==> flow/design.v <==
module LASER (
input CLK,
input RST,
input [3:0] X,
input [3:0] Y,
output reg [3:0] C1X,
output reg [3:0] C1Y,
output reg [3:0] C2X,
output reg [3:0] C2Y,
output reg DONE);
parameter LFSR_WIDTH = 10;
parameter [LFSR_WIDTH-1:0] threshold = 10'd150;
reg [LFSR_WIDTH-1:0] q;  
wire feedback;  
assign feedback = q[9] ^ q[6];
always @(posedge CLK) begin
    if (RST)
        q <= 10'h1;  
    else
        q <= {q[LFSR_WIDTH-2:0], feedback};  
end
wire [3:0] step;
assign step = (q[5])? 4'b0001: 4'b0010;   
reg [1:0] current_state;
reg [1:0] next_state;
parameter  INIT = 0;
parameter READ = 1;
parameter WALK = 2;
parameter OUTPUT = 3;
reg [5:0] cover_prev;  
reg [5:0] cover_current;  
reg [5:0] cover_max;  
reg [5:0] cnt;  
reg [3:0] corX [39:0];  
reg [3:0] corY [39:0];
reg [3:0] x1, y1, x2, y2;  
reg [3:0] tmpX1, tmpY1, tmpX2, tmpY2; 
reg [3:0] dx1, dy1, dx2, dy2;
reg [19:0] round;  
parameter MAX_ROUND = 20'd2000;
parameter [5:0] LAST = 6'd41;  
always @(posedge CLK) begin
  if (current_state == INIT) begin
    corX[cnt] <= X;
    corY[cnt] <= Y;
  end
  if (current_state == READ || next_state == READ) begin
    corX[cnt] <= X;
    corY[cnt] <= Y;
  end
end
always @(*) begin
  if (cnt == 6'd0 || cnt == LAST || next_state == READ || RST) begin
    dx1 = 4'd0; dy1 = 4'd0;
    dx2 = 4'd0; dy2 = 4'd0;
  end
  else if (next_state == WALK) begin
    dx1 = (tmpX1 > corX[cnt-6'd1])? tmpX1 - corX[cnt-6'd1] : corX[cnt-6'd1] - tmpX1;
    dy1 = (tmpY1 > corY[cnt-6'd1])? tmpY1 - corY[cnt-6'd1] : corY[cnt-6'd1] - tmpY1;
    dx2 = (tmpX2 > corX[cnt-6'd1])? tmpX2 - corX[cnt-6'd1] : corX[cnt-6'd1] - tmpX2;
    dy2 = (tmpY2 > corY[cnt-6'd1])? tmpY2 - corY[cnt-6'd1] : corY[cnt-6'd1] - tmpY2;
  end
  else begin
    dx1 = 4'd0; dy1 = 4'd0;
    dx2 = 4'd0; dy2 = 4'd0;
  end
end
always @(posedge CLK) begin
  if (RST)
    current_state <= INIT;
  else
    current_state <= next_state;
end
always @(*) begin
  case (current_state)
    INIT:
      next_state = (RST)? INIT: READ;
    READ:
      next_state = (cnt == 6'd39)? WALK: READ;
    WALK:  
      next_state = (round == MAX_ROUND)? OUTPUT: WALK;
    OUTPUT:
      next_state = INIT;
    default:
      next_state = INIT;
  endcase
end
always @(posedge CLK) begin
  if (RST)
    round <= 0;
  else if (current_state == OUTPUT)
    round <= 0;
  else if (current_state == WALK) begin
    if (cnt == LAST)
      round <= round + 1;
  end
end
always @(posedge CLK) begin
  if (RST) begin
    tmpX2 <= 4'd7; 
  end
  else if (current_state == OUTPUT) begin
    tmpX2 <= 4'd7;
  end
  else if (current_state == WALK && cnt == 6'd0) begin  
    if (q[5]) tmpX2 <= (x2+step < 16)? x2+step : 15; 
    else      tmpX2 <= (x2 > step) ? x2-step : 0;  
  end
end
always @(posedge CLK) begin
  if (RST) begin
    tmpY2 <= 4'd7;
  end
  else if (current_state == OUTPUT) begin
    tmpY2 <= 4'd7;
  end
  else if (current_state == WALK && cnt == 6'd0) begin  
    if (q[9]) tmpY2 <= (y2+step < 16)? y2+step : 15;
    else      tmpY2 <= (y2 > step)? y2-step : 0;  
  end
end
always @(posedge CLK) begin
  if (RST) begin
    tmpX1 <= 4'd7;
  end
  else if (current_state == OUTPUT) begin
    tmpX1 <= 4'd7;
  end
  else if (current_state == WALK && cnt == 6'd0) begin  
    if (q[0]) tmpX1 <= (x1+step < 16)? x1+step : 15;  
    else      tmpX1 <= (x1 > step)? x1-step : 0; 
  end
end
always @(posedge CLK) begin
  if (RST) begin
    tmpY1 <= 4'd7;
  end
  else if (current_state == OUTPUT) begin
    tmpY1 <= 4'd7;
  end
  else if (current_state == WALK && cnt == 6'd0) begin  
    if (q[3]) tmpY1 <= (y1+step < 16)? y1+step : 15; 
    else      tmpY1 <= (y1 > step)? y1-step : 0;  
  end
end
always @(posedge CLK) begin
  if (RST) begin
    x1 <= 4'd0; y1 <= 4'd0;
    x2 <= 4'd8; y2 <= 4'd8;
  end
  else if (current_state == OUTPUT) begin
    x1 <= 4'd0; y1 <= 4'd0;
    x2 <= 4'd8; y2 <= 4'd8;
  end
  else if (current_state == WALK) begin
    if (cnt == LAST) begin
      if(cover_current > cover_prev) begin
        x1 <= tmpX1; y1 <= tmpY1;
        x2 <= tmpX2; y2 <= tmpY2;
      end
      else begin  
        if (q < threshold) begin  
          x1 <= tmpX1; y1 <= tmpY1;
          x2 <= tmpX2; y2 <= tmpY2;
        end
      end
    end
  end
end
always @(posedge CLK) begin
  if (RST)
    cover_prev <= 6'd0;
  else if (current_state == OUTPUT)
    cover_prev <= 6'd0;
  else if (current_state == WALK) begin
    if(cnt == LAST) begin  
      if(cover_current > cover_prev)
        cover_prev <= cover_current;
      else begin  
        if (q < threshold)   
          cover_prev <= cover_current;
      end
    end
  end
end
always @(posedge CLK) begin
  if(RST)
    cover_current <= 6'd0;
  else if(next_state == OUTPUT)   
    cover_current <= 6'd0;
  else if(current_state == WALK) begin
    if(cnt > 0) begin
      if (cnt == LAST)
        cover_current <= 6'd0;
      else begin
        cover_current <= cover_current +
        ((dx1 + dy1 <= 4) || (dx1 == 3 && dy1 == 2) || (dx1 == 2 && dy1 == 3) ||
         (dx2 + dy2 <= 4) || (dx2 == 3 && dy2 == 2) || (dx2 == 2 && dy2 == 3));        
      end
    end
    else 
      cover_current <= 6'd0;
  end
  else
    cover_current <= 6'd0;
end
always @(posedge CLK) begin
  if(RST)
    cover_max <= 6'd0;
  else if(current_state == WALK) begin
    if(cnt == LAST) begin  
      if(cover_current > cover_max)
        cover_max <= cover_current;
    end
  end
  else if(current_state == OUTPUT)
    cover_max <= 0;
  else
    cover_max <= 0;
end
always @(posedge CLK) begin
  if (RST)
    cnt <= 0;
  else if (current_state == OUTPUT || next_state == OUTPUT)
    cnt <= 0;
  else if (next_state == READ)  
    cnt <= cnt + 1;
  else if (current_state == WALK) begin
      cnt <= (cnt == LAST)? 0: cnt+1;
  end
  else
    cnt <= 0;
end
always @(posedge CLK) begin
  if (RST) begin
    C1X <= 4'd7; C1Y <= 4'd7;
    C2X <= 4'd7; C2Y <= 4'd7;
  end
  else if (current_state == WALK) begin
    if(cnt == LAST) begin
      if(cover_current > cover_max) begin
        C1X <= tmpX1; C1Y <= tmpY1;
        C2X <= tmpX2; C2Y <= tmpY2;
      end
    end
  end
end
always @(posedge CLK) begin
  if(RST)
    DONE <= 1'b0;
  else if (next_state == OUTPUT)
    DONE <= 1'b1;
  else
    DONE <= 1'b0;
end
endmodule
# Reports on LASER
# Tool output for the design above, in the order of the flow.
# Lines are those of the file above, counted from 1.
# Cell names lack the library's common part.
# The mark - stands for no value.
# inputs
top_module	LASER
clock_port	CLK
lib	sky130hd
pvt_corner	tt_025C_1v80

# Word-level counts
# Counts by Yosys on the flattened word-level netlist (proc, flatten, opt, wreduce; memories kept). Register bits leave out memories and registers merged into their read ports (data or address). Print and check cells are left out.
# Yosys's memory passes give these memory sizes; they may raise the number of words (mostly to a power of two), join words into wider ones and drop unused or constant bits.
# classes
n_addsub	22
cmp	18
n_eq	17
mux	51
logic	5
n_reduce_logical	26
# ops
cell	count
2-to-1 mux 4 bit	38
equality test 4 x 2 -> 1 bit (second input constant)	8
subtractor 4 bit	8
2-to-1 mux 6 bit	5
adder 20 x 1 -> 20 bit (second input constant)	1
equality test 20 x 11 -> 1 bit (second input constant)	1
adder 4 x 2 -> 5 bit	4
less-than comparator 5 bit (second input constant)	4
subtractor 4 x 2 -> 4 bit	4
> comparator 4 x 2 -> 1 bit	4
> comparator 4 bit	4
> comparator 6 bit	2
equality test 6 bit (second input constant)	2
logical OR 1 bit	10
less-than comparator 10 x 8 -> 1 bit (second input constant)	1
adder 4 x 4 -> 5 bit	2
<= comparator 5 x 3 -> 1 bit (second input constant)	2
equality test 2 bit (second input constant)	4
case mux 2 bit (select 4 bit)	1
OR reduction 2 bit	3
AND reduction 3 bit	2
adder 6 x 1 -> 6 bit	1
adder 6 x 1 -> 6 bit (second input constant)	1
subtractor 6 x 1 -> 6 bit (second input constant)	1
> comparator 6 x 1 -> 1 bit (second input constant)	1
logical NOT 6 bit	1
logical AND 1 bit	5
OR reduction 5 bit	1
# Not listed: further kinds 9, cells in them 18.
# word_totals
regBits	105
ram_bits	320
n_memories	2
input_bits	10
out_inout_bits	17
word_cells	161
# mem_list
name	words	width	rd	wr	line_no	source
corX	40	4	1	1	34	reg [3:0] corX [39:0];
corY	40	4	1	1	35	reg [3:0] corY [39:0];

# Depth
# Longest topological path by Yosys (ltp), each cell counted once; first at word level (registers and memories cut), then after technology mapping (sequential cells cut; the memories' decode and read muxes count).
# depth
ltp_word	15
ABC_AREA	0
ltp_mapped	32
mapped_depth_nobuf	27

# Synthesis result
# The flow's flattened synthesis, as Yosys stat reports it; memories are mapped. The netlist is that of the ABC_AREA named above (0 if unset); the other value can give another one.
# The area totals of this step are shown rounded.
# synth_totals
cell_count	1374
area_um2	19400
seq_area_um2	11800
flip_flops	427
n_buf	67
# by_type
cell	count	area_total_um2
edfxtp_1	320	9.61E+03
mux4_2	96	2.16E+03
dfxtp_1	107	2.14E+03
ha_1	72	900.864
nor2_1	144	540.518
fa_1	18	360.346
a21oi_1	57	285.274
o21ai_0	52	260.25
nand3_1	49	245.235
inv_1	60	225.216
o211ai_1	28	210.202
nor2b_1	33	206.448
nand2_1	54	202.694
xor2_1	23	201.443
mux2i_1	18	180.173
xnor2_1	17	148.893
clkbuf_1	36	135.13
a211oi_1	15	112.608
# Other cell types: 60; their cells: 175.

# Worst setup path after synthesis
# Path of least setup slack by OpenSTA after synthesis, without wires, with an ideal clock, recovery checks aside; 20% of the period is set as input and as output delay. Where synthesis merged equal registers, the netlist keeps one of their names.
# synth_timing
path_type	reg2reg
from	register cnt[0]
to	register cover_current[4]
period_ns	6.0
setup_time_ns	0.121
t_first_pin_ns	0.000
arrival_ns	6.400
t_required_ns	5.879
slack_ns	-0.520
path_delay_ns	6.521
path_stages	32
n_path_buf	6
period_less_setup_slack_ns	6.52
# "path_delay_ns" = arrival - input delay + setup time.
# "path_stages": output pins that drive a net of the path, with the launching flip-flop's if there is one; two outputs of one cell count as two.
# "period_less_setup_slack_ns" is the clock period less the worst setup slack; recovery checks do not enter. This is arithmetic on one report: input and output delays are still those of the set period (20% each).
# Between the ends stands the longest chain of elaborated cells between them, by number of cells; it is not shown to be the way that was timed. Of several equally long chains one is given.
# Each line given opens the expression or statement behind the cell; cells for indexed reads and writes are added by Yosys, which also makes memories of some case tables.
# A register here has more assigning lines than the two given.
# synth_via
path_cell_list	dfxtp_1 -> buf_2 -> buf_6 -> buf_6 -> buf_2 -> inv_1 -> ha_1 -> buf_2 -> clkbuf_1 -> mux4_2 -> mux4_2 -> nor2_1 -> nor3_1 -> ha_1 -> fa_1 -> nand2b_1 -> a221oi_1 -> mux2i_1 -> nor2b_1 -> inv_1 -> fa_1 -> xor2_1 -> a21oi_1 -> nor3_1 -> a32o_1 -> a41oi_1 -> o41ai_2 -> ha_1 -> ha_1 -> nand3_1 -> xor2_1 -> nor2_1
elab_chain_len	15
cone_cells	63
classes_between	12 x add/sub; 7 x compare; 13 x eq/ne; 14 x mux; 1 x logic; 14 x reduce/logical; 2 x memory
# synth_rtl
element	line_no	source
start, declared	33	reg [5:0] cnt;
start, assigned	227	cnt <= cnt + 1;
start, assigned	229	cnt <= (cnt == LAST)? 0: cnt+1;
equality test 6 bit	79	next_state = (cnt == 6'd39)? WALK: READ;
2-to-1 mux 2 bit	79
case mux 2 bit (select 4 bit)	75	case (current_state)
equality test 2 x 1 -> 1 bit	53	if (cnt == 6'd0 || cnt == LAST || next_state == READ || RST) begin
logical OR 1 bit x2	53
2-to-1 mux 4 bit	53
adder 4 x 4 -> 5 bit	197	((dx1 + dy1 <= 4) || (dx1 == 3 && dy1 == 2) || (dx1 == 2 && dy1 == 3) ||
<= comparator 5 x 3 -> 1 bit	197
logical OR 1 bit x5	197
adder 6 x 1 -> 6 bit	196	cover_current <= cover_current +
end, assigned	194	cover_current <= 6'd0;
end, assigned	196
end, declared	31	reg [5:0] cover_current;

# Path in the finished layout
# Path of least setup slack in the final report of stored run 1 (OpenROAD, finished layout, wires in). Where an end is a register, its clock arrival counts in the times.
# layout_timing
path_type	reg2reg
from	register cnt[0]
to	register cover_current[4]
period_ns	7.58
setup_time_ns	0.11
t_first_pin_ns	0.57
arrival_ns	6.28
t_required_ns	8.04
slack_ns	1.75
path_stages	30
n_path_buf	3
# Between the ends stands the longest chain of elaborated cells between them, by number of cells; it is not shown to be the way that was timed. Of several equally long chains one is given.
# A register here has more assigning lines than the two given.
# layout_via
path_cell_list	dfxtp_4 -> inv_2 -> ha_4 -> buf_6 -> buf_6 -> buf_16 -> mux4_2 -> mux4_2 -> nor2_4 -> nor3_4 -> ha_2 -> fa_2 -> nor2b_4 -> nor3_4 -> nor2_4 -> mux2i_1 -> xor2_1 -> nor2b_4 -> ha_4 -> xor2_1 -> a21oi_1 -> nor3_1 -> a32o_2 -> a41oi_2 -> o41ai_4 -> ha_2 -> ha_4 -> nand3_2 -> xor2_1 -> nor2_1
elab_chain_len	15
cone_cells	63
classes_between	12 x add/sub; 7 x compare; 13 x eq/ne; 14 x mux; 1 x logic; 14 x reduce/logical; 2 x memory
# layout_rtl
element	line_no	source
start, declared	33	reg [5:0] cnt;
start, assigned	227	cnt <= cnt + 1;
start, assigned	229	cnt <= (cnt == LAST)? 0: cnt+1;
equality test 6 bit	79	next_state = (cnt == 6'd39)? WALK: READ;
2-to-1 mux 2 bit	79
case mux 2 bit (select 4 bit)	75	case (current_state)
equality test 2 x 1 -> 1 bit	53	if (cnt == 6'd0 || cnt == LAST || next_state == READ || RST) begin
logical OR 1 bit x2	53
2-to-1 mux 4 bit	53
adder 4 x 4 -> 5 bit	197	((dx1 + dy1 <= 4) || (dx1 == 3 && dy1 == 2) || (dx1 == 2 && dy1 == 3) ||
<= comparator 5 x 3 -> 1 bit	197
logical OR 1 bit x5	197
adder 6 x 1 -> 6 bit	196	cover_current <= cover_current +
end, assigned	194	cover_current <= 6'd0;
end, assigned	196
end, declared	31	reg [5:0] cover_current;

# Record of 4 stored runs of the RTL-to-layout flow on LASER, platform sky130hd. The runs are unordered. Constraints: input delay and output delay 20% of the set period each, output load 0.01 pF.
# By "timing.achieved_period_ns" is meant the clock period of the run minus its worst setup slack. This is arithmetic on one report: input and output delays are still those of the set period (20% each).
# "worst_path_allowed_less_slack_ns" is the time allowed to the run's worst setup path (the clock period less input and output delay, where it has them) less its slack. Clock arrival times count: a late capture clock shortens it, a late launch clock lengthens it.
# "design_power_w" is the tool's figure for a default switching activity; nothing was simulated.
# Values from the reports are rounded here.
# Settings: -- = not set for that run.
run name	CELL_PAD_IN_SITES_DETAIL_PLACEMENT	CELL_PAD_IN_SITES_GLOBAL_PLACEMENT	CORE_UTILIZATION	MIN_ROUTING_LAYER	PLACE_DENSITY_LB_ADDON	SETUP_SLACK_MARGIN	period_ns	CAP_MARGIN	CORE_MARGIN	SLEW_MARGIN	ABC_AREA	CTS_CLUSTER_SIZE	GPL_TIMING_DRIVEN	HOLD_SLACK_MARGIN	PLACE_DENSITY	timing.setup.ws_ns	timing.achieved_period_ns	synth_area_um2	fin_tns_ns	total_die_area_um2	ws_hold_ns	design_power_w	utilization_frac	final_cell_area_um2	worst_path_allowed_less_slack_ns	critical_path_type
stored run 1	1	2	32	met1	0.27	1.61	7.58	20	2	20	--	--	--	--	--	1.75	5.826	19400	0.000	62600	0.461	0.00595	0.389	23400	5.83	reg2reg
stored run 2	--	--	40	--	--	0.66	5.86	20	2	20	--	--	--	--	--	0.240	5.620	19400	0.000	50300	0.458	0.00749	0.48	23000	5.62	reg2reg
stored run 3	--	--	40	--	--	0.8	6.0	20	2	20	1	98	0	--	--	0.595	5.405	20000	0.000	51700	0.427	0.00742	0.495	24300	5.41	reg2reg
stored run 4	2	--	40	met2	--	--	8.87	20	9	20	--	--	--	0.25	0.41	1.50	7.371	19400	0.000	56800	0.464	0.00487	0.458	21900	7.37	reg2reg
